==> flow/design.v <==
module top_level(f1,f2,p,in_1,in_2,out,clk,clk2);
input [7:0]in_1, in_2;
input clk;
input clk2;
input [15:0]p;   
input [15:0]f1,f2;  
output [15:0]out;
wire [15:0]a,b;
wire [15:0]r1,r2,r3,r4,r5;
convert inst_1(.float(a), .int8(in_1), .clk(clk));  
convert inst_2(.float(b), .int8(in_2), .clk(clk));
mult inst_3(.B(f1), .C(r1), .A(a), .clk(clk));   
mult inst_4(.B(f2), .C(r2), .A(b), .clk(clk));
main_adder inst_5 (.AA(r1), .BB(r2),.clk(clk), .R_add(r3)); 
mux inst_6(.in1(r4), .in2(p), .sel(clk2), .out(r5));  
main_adder inst_7 (.AA(r3), .BB(r5),.clk(clk), .R_add(r4));  
assign out=r4;
endmodule
module convert( float, int8,clk);
input clk;
output [15:0] float;
input [7:0] int8;
reg [4:0] exp;
reg [9:0] mantissa;
integer i;
always @(negedge clk)
begin
if(int8 != 8'b0) 
begin
for(i = 0; i < 8; i = i + 1)
    if(int8[i]) 
      exp = i;
      if(exp < 10)
      mantissa = int8 << (10 - exp);
      else
      mantissa = int8;
      exp = exp + 15;
 end
else begin
 mantissa=0;
exp=0;
    end
end
assign float = {1'b0, exp, mantissa};
endmodule
module mult(B,C, A, clk);
input  [15:0]A;
input clk;
input [15:0]B;
output reg    [15:0]C;
wire          [5:0]e;   
wire           [21:0]m;  
wire            [10:0]A_m;     
wire            [10:0]B_m;     
reg           [4:0]C_e;  
wire            C_sign;  
reg           [9:0]C_m;  
assign C_sign=(A[15]^B[15]); 
assign e[5:0]=(A[14:10]+B[14:10]-4'b1111); 
assign A_m[10:0]={1'b1, A[9:0]};
assign B_m[10:0]={1'b1, B[9:0]};
assign m[21:0]=(A_m[10:0])*(B_m[10:0]);   
always@(posedge clk)
begin
if (A==0)   
  begin
  C<=16'b0;
  end
else begin
    if (m[21]==1'b1) 
    begin
    C_m=m[20:11];
    C_e=e[4:0]+m[21];
    C<={C_sign,C_e[4:0],C_m[9:0]};
    end 
    else begin
    C_m=m[19:10];
    C_e=e[4:0]+m[21];
    C<={C_sign,C_e[4:0],C_m[9:0]};
    end
end
end
endmodule
module main_adder (AA, BB,clk, R_add);
input [15:0] AA, BB; 
input clk;             
output  [15:0] R_add;                
wire [14:0]temp_Sum_M_C; 
wire [13:0]temp_Sub_M_C, temp_lza_count_reg;
wire [15:0]temp_L, temp_S;
compare_adder inst_1  (.C_L(temp_L), .C_S(temp_S), .A(AA), .B(BB),.clk(clk));  
shift_adder inst_2    ( temp_sign, temp_Sum_M_C, temp_Sub_M_C, temp_lza_count_reg, temp_L, temp_S,clk);
adder inst_3          (R_add, temp_L, temp_S, temp_sign, temp_Sum_M_C, temp_Sub_M_C, temp_lza_count_reg,clk );
endmodule
module compare_adder (C_L, C_S, A, B,clk);
input [15:0] A, B;
input clk;
output reg[15:0] C_L, C_S;
always@ (posedge clk)
if (A[14:0]>=B[14:0])
 begin
C_L<=A[15:0]; C_S<=B[15:0];
 end
 else begin
C_L<=B[15:0]; C_S<=A[15:0];
 end
endmodule
module shift_adder ( sign, Sum_M_C, Sub_M_C, lza_count_reg,L, S,clk);
input [15:0] L, S;  
input clk;             
output reg sign;                       
reg [13:0] M_C_L, M_C_S;        
reg [13:0]M_C_Lnew, M_C_Snew;   
output  reg[14:0] Sum_M_C;             
output  reg[13:0] Sub_M_C;            
reg [13:0] Sub_M_CS;                     
output reg [13:0] lza_count_reg;                
reg [4:0] count; 
always@ (*)
begin
M_C_L[13:0]={1'b1, L[9:0], 3'b000};                      
M_C_S[13:0]={1'b1, S[9:0], 3'b000};
sign=L[15];                                              
M_C_Snew[13:0]=M_C_S[13:0]>>(L[14:10]-S[14:10]);         
M_C_Lnew[13:0]=M_C_L[13:0];                              
Sum_M_C[14:0]=M_C_Lnew[13:0]+ M_C_Snew[13:0];            
Sub_M_C[13:0]=M_C_Lnew[13:0]- M_C_Snew[13:0];            
begin 
lza_count_reg=14;                                            
for( count=0; count<14; count=count+1 ) 
if( Sub_M_C[ count ] ) 
lza_count_reg=13-count; 
end 
end
endmodule
module adder(R_add, L, S, sign, Sum_M_C, Sub_M_C,lza_count_reg,clk );
input clk;
input [15:0] L, S;               
input sign;                       
input [14:0] Sum_M_C;             
input [13:0] Sub_M_C;            
reg [13:0] Sub_M_CS;                     
input [13:0] lza_count_reg;                
output reg [15:0] R_add;                
always @(posedge clk)
begin
if (L==0 &  S==0)
  begin
  R_add<=16'b0;
  end
  else begin
if (L[15]^S[15]==0)            
 begin
R_add[15]<=sign;                      
R_add[14:10]<=L[14:10]+Sum_M_C[14];   
 if (Sum_M_C[14]==1)
 begin
 R_add[9:0]<=Sum_M_C[13:4];
 end 
 else begin
 R_add[9:0]<=Sum_M_C[12:3];             
 end
 end 
 else begin                         
R_add[15]<=sign;
R_add[14:10]<=L[14:10]-lza_count_reg;
Sub_M_CS[13:0]=(Sub_M_C[13:0]<<lza_count_reg);
R_add[9:0]<=Sub_M_CS[12:3];          
end
end
end
endmodule
module mux(in1, in2, sel, out);  
input [15:0]in1,in2;
input sel;
output reg [15:0]out;
 always @ (*)  
 begin : MUX        
   if (sel == 1'b0) begin
      out = in1;
   end else begin
       out = in2 ;
   end
end
endmodule  
* Tool chain data of top_level
The steps from the RTL of top_level to its reports follow in flow order. Line numbers count from 1 in the design file above. Operators carry their Yosys type and port widths (W data, S select, Z words). Library cell names are shortened. Not given: -
Inputs: top top_level, clock clk, library sky130hd, corner tt_025C_1v80

* After elaboration
Source: Yosys, flattened and elaborated, memories not mapped. Widths are those after wreduce. Registers that Yosys merges into a memory's read port (data or address) are not register bits. Print and check cells do not count. Equal cells are merged and count once.
Storage and ports: bits in registers 158, elaborated cells 127, output and inout bits 16
Cells by class: multiplexer cells 61, bitwise operators 6, magnitude comparators 4, reductions and logical operators 10, $add $sub $neg 20, shifts and indexed selects 6, $mul 2
Operator list (number):
- $mul A11 B11 Y22 | 2
- $mux W14 | 26
- $mux W5 | 20
- $logic_not A16 Y1 | 6
- $mux W16 | 5
- $shl A8 B32 Y10 | 2
- $mux W10 | 6
- $add A14 B14 Y15 | 2
- $ge A15 B15 Y1 | 2
- $sub A14 B14 Y14 | 2
- $shl A14 B14 Y13 | 2
- $shr A14 B5 Y14 | 2
- $add A5 B1 Y5 | 4
- $sub A5 B5 Y5 | 4
- $reduce_bool A8 Y1 | 2
- $mux W8 | 2
- $sub A4 B5 Y6 const A | 2
- $add A5 B4 Y5 const B | 2
- $sub A5 B4 Y5 const B | 2
- $lt A5 B4 Y1 const B | 2
- $add A5 B5 Y5 | 2
- $reduce_and A2 Y1 | 2
- $mux W2 | 2
- $and A1 B1 Y1 | 2
- $xor A1 B1 Y1 | 2
- $not A1 Y1 | 2

* Logic depth
Longest topological path by Yosys (ltp), each cell counted once; first at word level (registers and memories cut), then after technology mapping (sequential cells cut; the memories' decode and read muxes count).
Logic depth: depth after elaboration 19, ABC_AREA 1, depth in mapped cells 42

* Mapped cells and area
Source: synth_stat.txt of the flow (Yosys; design flattened, memories mapped). It holds for the ABC_AREA given above (unset counts as 0); a run with the other value may have another netlist.
Synthesis totals: cell area after synthesis 19692.6 um2, cells in the netlist 2841, mapped flip-flops 158, buffers 104, sequential part of the area 3163.0 um2
Cells by type:
- fa_1 | number 166, area in all 3.32E+03 um2
- dfxtp_1 | number 158, area in all 3.16E+03 um2
- ha_1 | number 225, area in all 2815.2 um2
- nand2_1 | number 675, area in all 2533.68 um2
- inv_1 | number 565, area in all 2.12E+03 um2
- nand3_1 | number 199, area in all 995.955 um2
- a21oi_1 | number 154, area in all 770.739 um2
- o21ai_0 | number 139, area in all 695.667 um2
- nor2_1 | number 156, area in all 585.562 um2
- xor2_1 | number 40, area in all 350.336 um2
- clkbuf_1 | number 77, area in all 289.027 um2
- xnor2_1 | number 24, area in all 210.202 um2
- nor4_1 | number 25, area in all 156.4 um2
- nor3_1 | number 31, area in all 155.149 um2
- mux2i_1 | number 14, area in all 140.134 um2
- o211ai_1 | number 17, area in all 127.622 um2
- nand4_1 | number 19, area in all 118.864 um2
- nand3_2 | number 11, area in all 110.106 um2
Other cell types: 36; their cells: 146.

Stored flow runs of top_level (3 of them; Yosys, OpenROAD, sky130hd). They differ in their settings and are not a sequence. Constraints: input delay and output delay 20% of the set period each, output load 0.01 pF.

[run A] flow files
==> flow/run.sh <==
#!/bin/bash
# the make line also repeats the synthesis and layout settings of config.mk as NAME=value (left out here)
make -C /OpenROAD-flow-scripts/flow DESIGN_CONFIG=/design/flow/config.mk WORK_HOME=/design/flow/orfs CLKGATE_MAP_FILE= finish
==> flow/config.mk <==
export PLATFORM = sky130hd
export DESIGN_NAME = top_level
export DESIGN_NICKNAME = top_level
export VERILOG_FILES = /design/flow/design.v
export SDC_FILE = /design/flow/constraint.sdc
export NUM_CORES = 4
export LEC_CHECK = 0
export ABC_AREA = 1
export CAP_MARGIN = 20
export CORE_ASPECT_RATIO = 1.81
export CORE_MARGIN = 9
export CORE_UTILIZATION = 66
export CTS_CLUSTER_DIAMETER = 96
export MAX_ROUTING_LAYER = met5
export MIN_ROUTING_LAYER = met1
export PLACE_DENSITY_LB_ADDON = 0.0
export SETUP_SLACK_MARGIN = -1.91
export SLEW_MARGIN = 20
==> flow/constraint.sdc <==
create_clock -name core_clock -period 20.0 [get_ports {clk}]
set_input_delay 4.0000 -clock core_clock [delete_from_list [all_inputs] [get_ports {clk}]]
set_output_delay 4.0000 -clock core_clock [all_outputs]
set_load 0.01 [all_outputs]

[run A] result: final design utilization 0.729; worst slack on setup checks 2.540 ns; chip area after synthesis (Yosys) 19692.6 um2; die size 36654.6 um2; worst hold slack in the final report 0.398 ns

[run B] flow files
==> flow/run.sh <==
#!/bin/bash
# the make line also repeats the synthesis and layout settings of config.mk as NAME=value (left out here)
make -C /OpenROAD-flow-scripts/flow DESIGN_CONFIG=/design/flow/config.mk WORK_HOME=/design/flow/orfs CLKGATE_MAP_FILE= finish
==> flow/config.mk <==
export PLATFORM = sky130hd
export DESIGN_NAME = top_level
export DESIGN_NICKNAME = top_level
export VERILOG_FILES = /design/flow/design.v
export SDC_FILE = /design/flow/constraint.sdc
export NUM_CORES = 4
export LEC_CHECK = 0
export ABC_AREA = 0
export CAP_MARGIN = 20
export CELL_PAD_IN_SITES_DETAIL_PLACEMENT = 2
export CELL_PAD_IN_SITES_GLOBAL_PLACEMENT = 1
export CORE_ASPECT_RATIO = 1.81
export CORE_MARGIN = 9
export CORE_UTILIZATION = 53
export CTS_CLUSTER_DIAMETER = 96
export CTS_CLUSTER_SIZE = 28
export GPL_TIMING_DRIVEN = 1
export MAX_ROUTING_LAYER = met4
export MIN_ROUTING_LAYER = met2
export PLACE_DENSITY_LB_ADDON = 0.1
export SLEW_MARGIN = 35
==> flow/constraint.sdc <==
create_clock -name core_clock -period 11.0 [get_ports {clk}]
set_input_delay 2.2000 -clock core_clock [delete_from_list [all_inputs] [get_ports {clk}]]
set_output_delay 2.2000 -clock core_clock [all_outputs]
set_load 0.01 [all_outputs]

[run B] result: did not finish, placement stopped with DPL-0033

[run C] flow files
==> flow/run.sh <==
#!/bin/bash
# the make line also repeats the synthesis and layout settings of config.mk as NAME=value (left out here)
make -C /OpenROAD-flow-scripts/flow DESIGN_CONFIG=/design/flow/config.mk WORK_HOME=/design/flow/orfs CLKGATE_MAP_FILE= finish
==> flow/config.mk <==
export PLATFORM = sky130hd
export DESIGN_NAME = top_level
export DESIGN_NICKNAME = top_level
export VERILOG_FILES = /design/flow/design.v
export SDC_FILE = /design/flow/constraint.sdc
export NUM_CORES = 4
export LEC_CHECK = 0
export CAP_MARGIN = 20
export CELL_PAD_IN_SITES_DETAIL_PLACEMENT = 0
export CELL_PAD_IN_SITES_GLOBAL_PLACEMENT = 1
export CORE_MARGIN = 4
export CORE_UTILIZATION = 31
export CTS_CLUSTER_SIZE = 91
export GPL_ROUTABILITY_DRIVEN = 1
export MAX_ROUTING_LAYER = met4
export PLACE_DENSITY_LB_ADDON = 0.22
export SETUP_SLACK_MARGIN = 3.94
export SLEW_MARGIN = 20
export TNS_END_PERCENT = 25
==> flow/constraint.sdc <==
create_clock -name core_clock -period 16.9 [get_ports {clk}]
set_input_delay 3.3800 -clock core_clock [delete_from_list [all_inputs] [get_ports {clk}]]
set_output_delay 3.3800 -clock core_clock [all_outputs]
set_load 0.01 [all_outputs]

[run C] result: final design utilization 0.366; worst slack on setup checks 2.023 ns; chip area after synthesis (Yosys) 20642.3 um2; die size 70779.9 um2; worst hold slack in the final report 0.462 ns
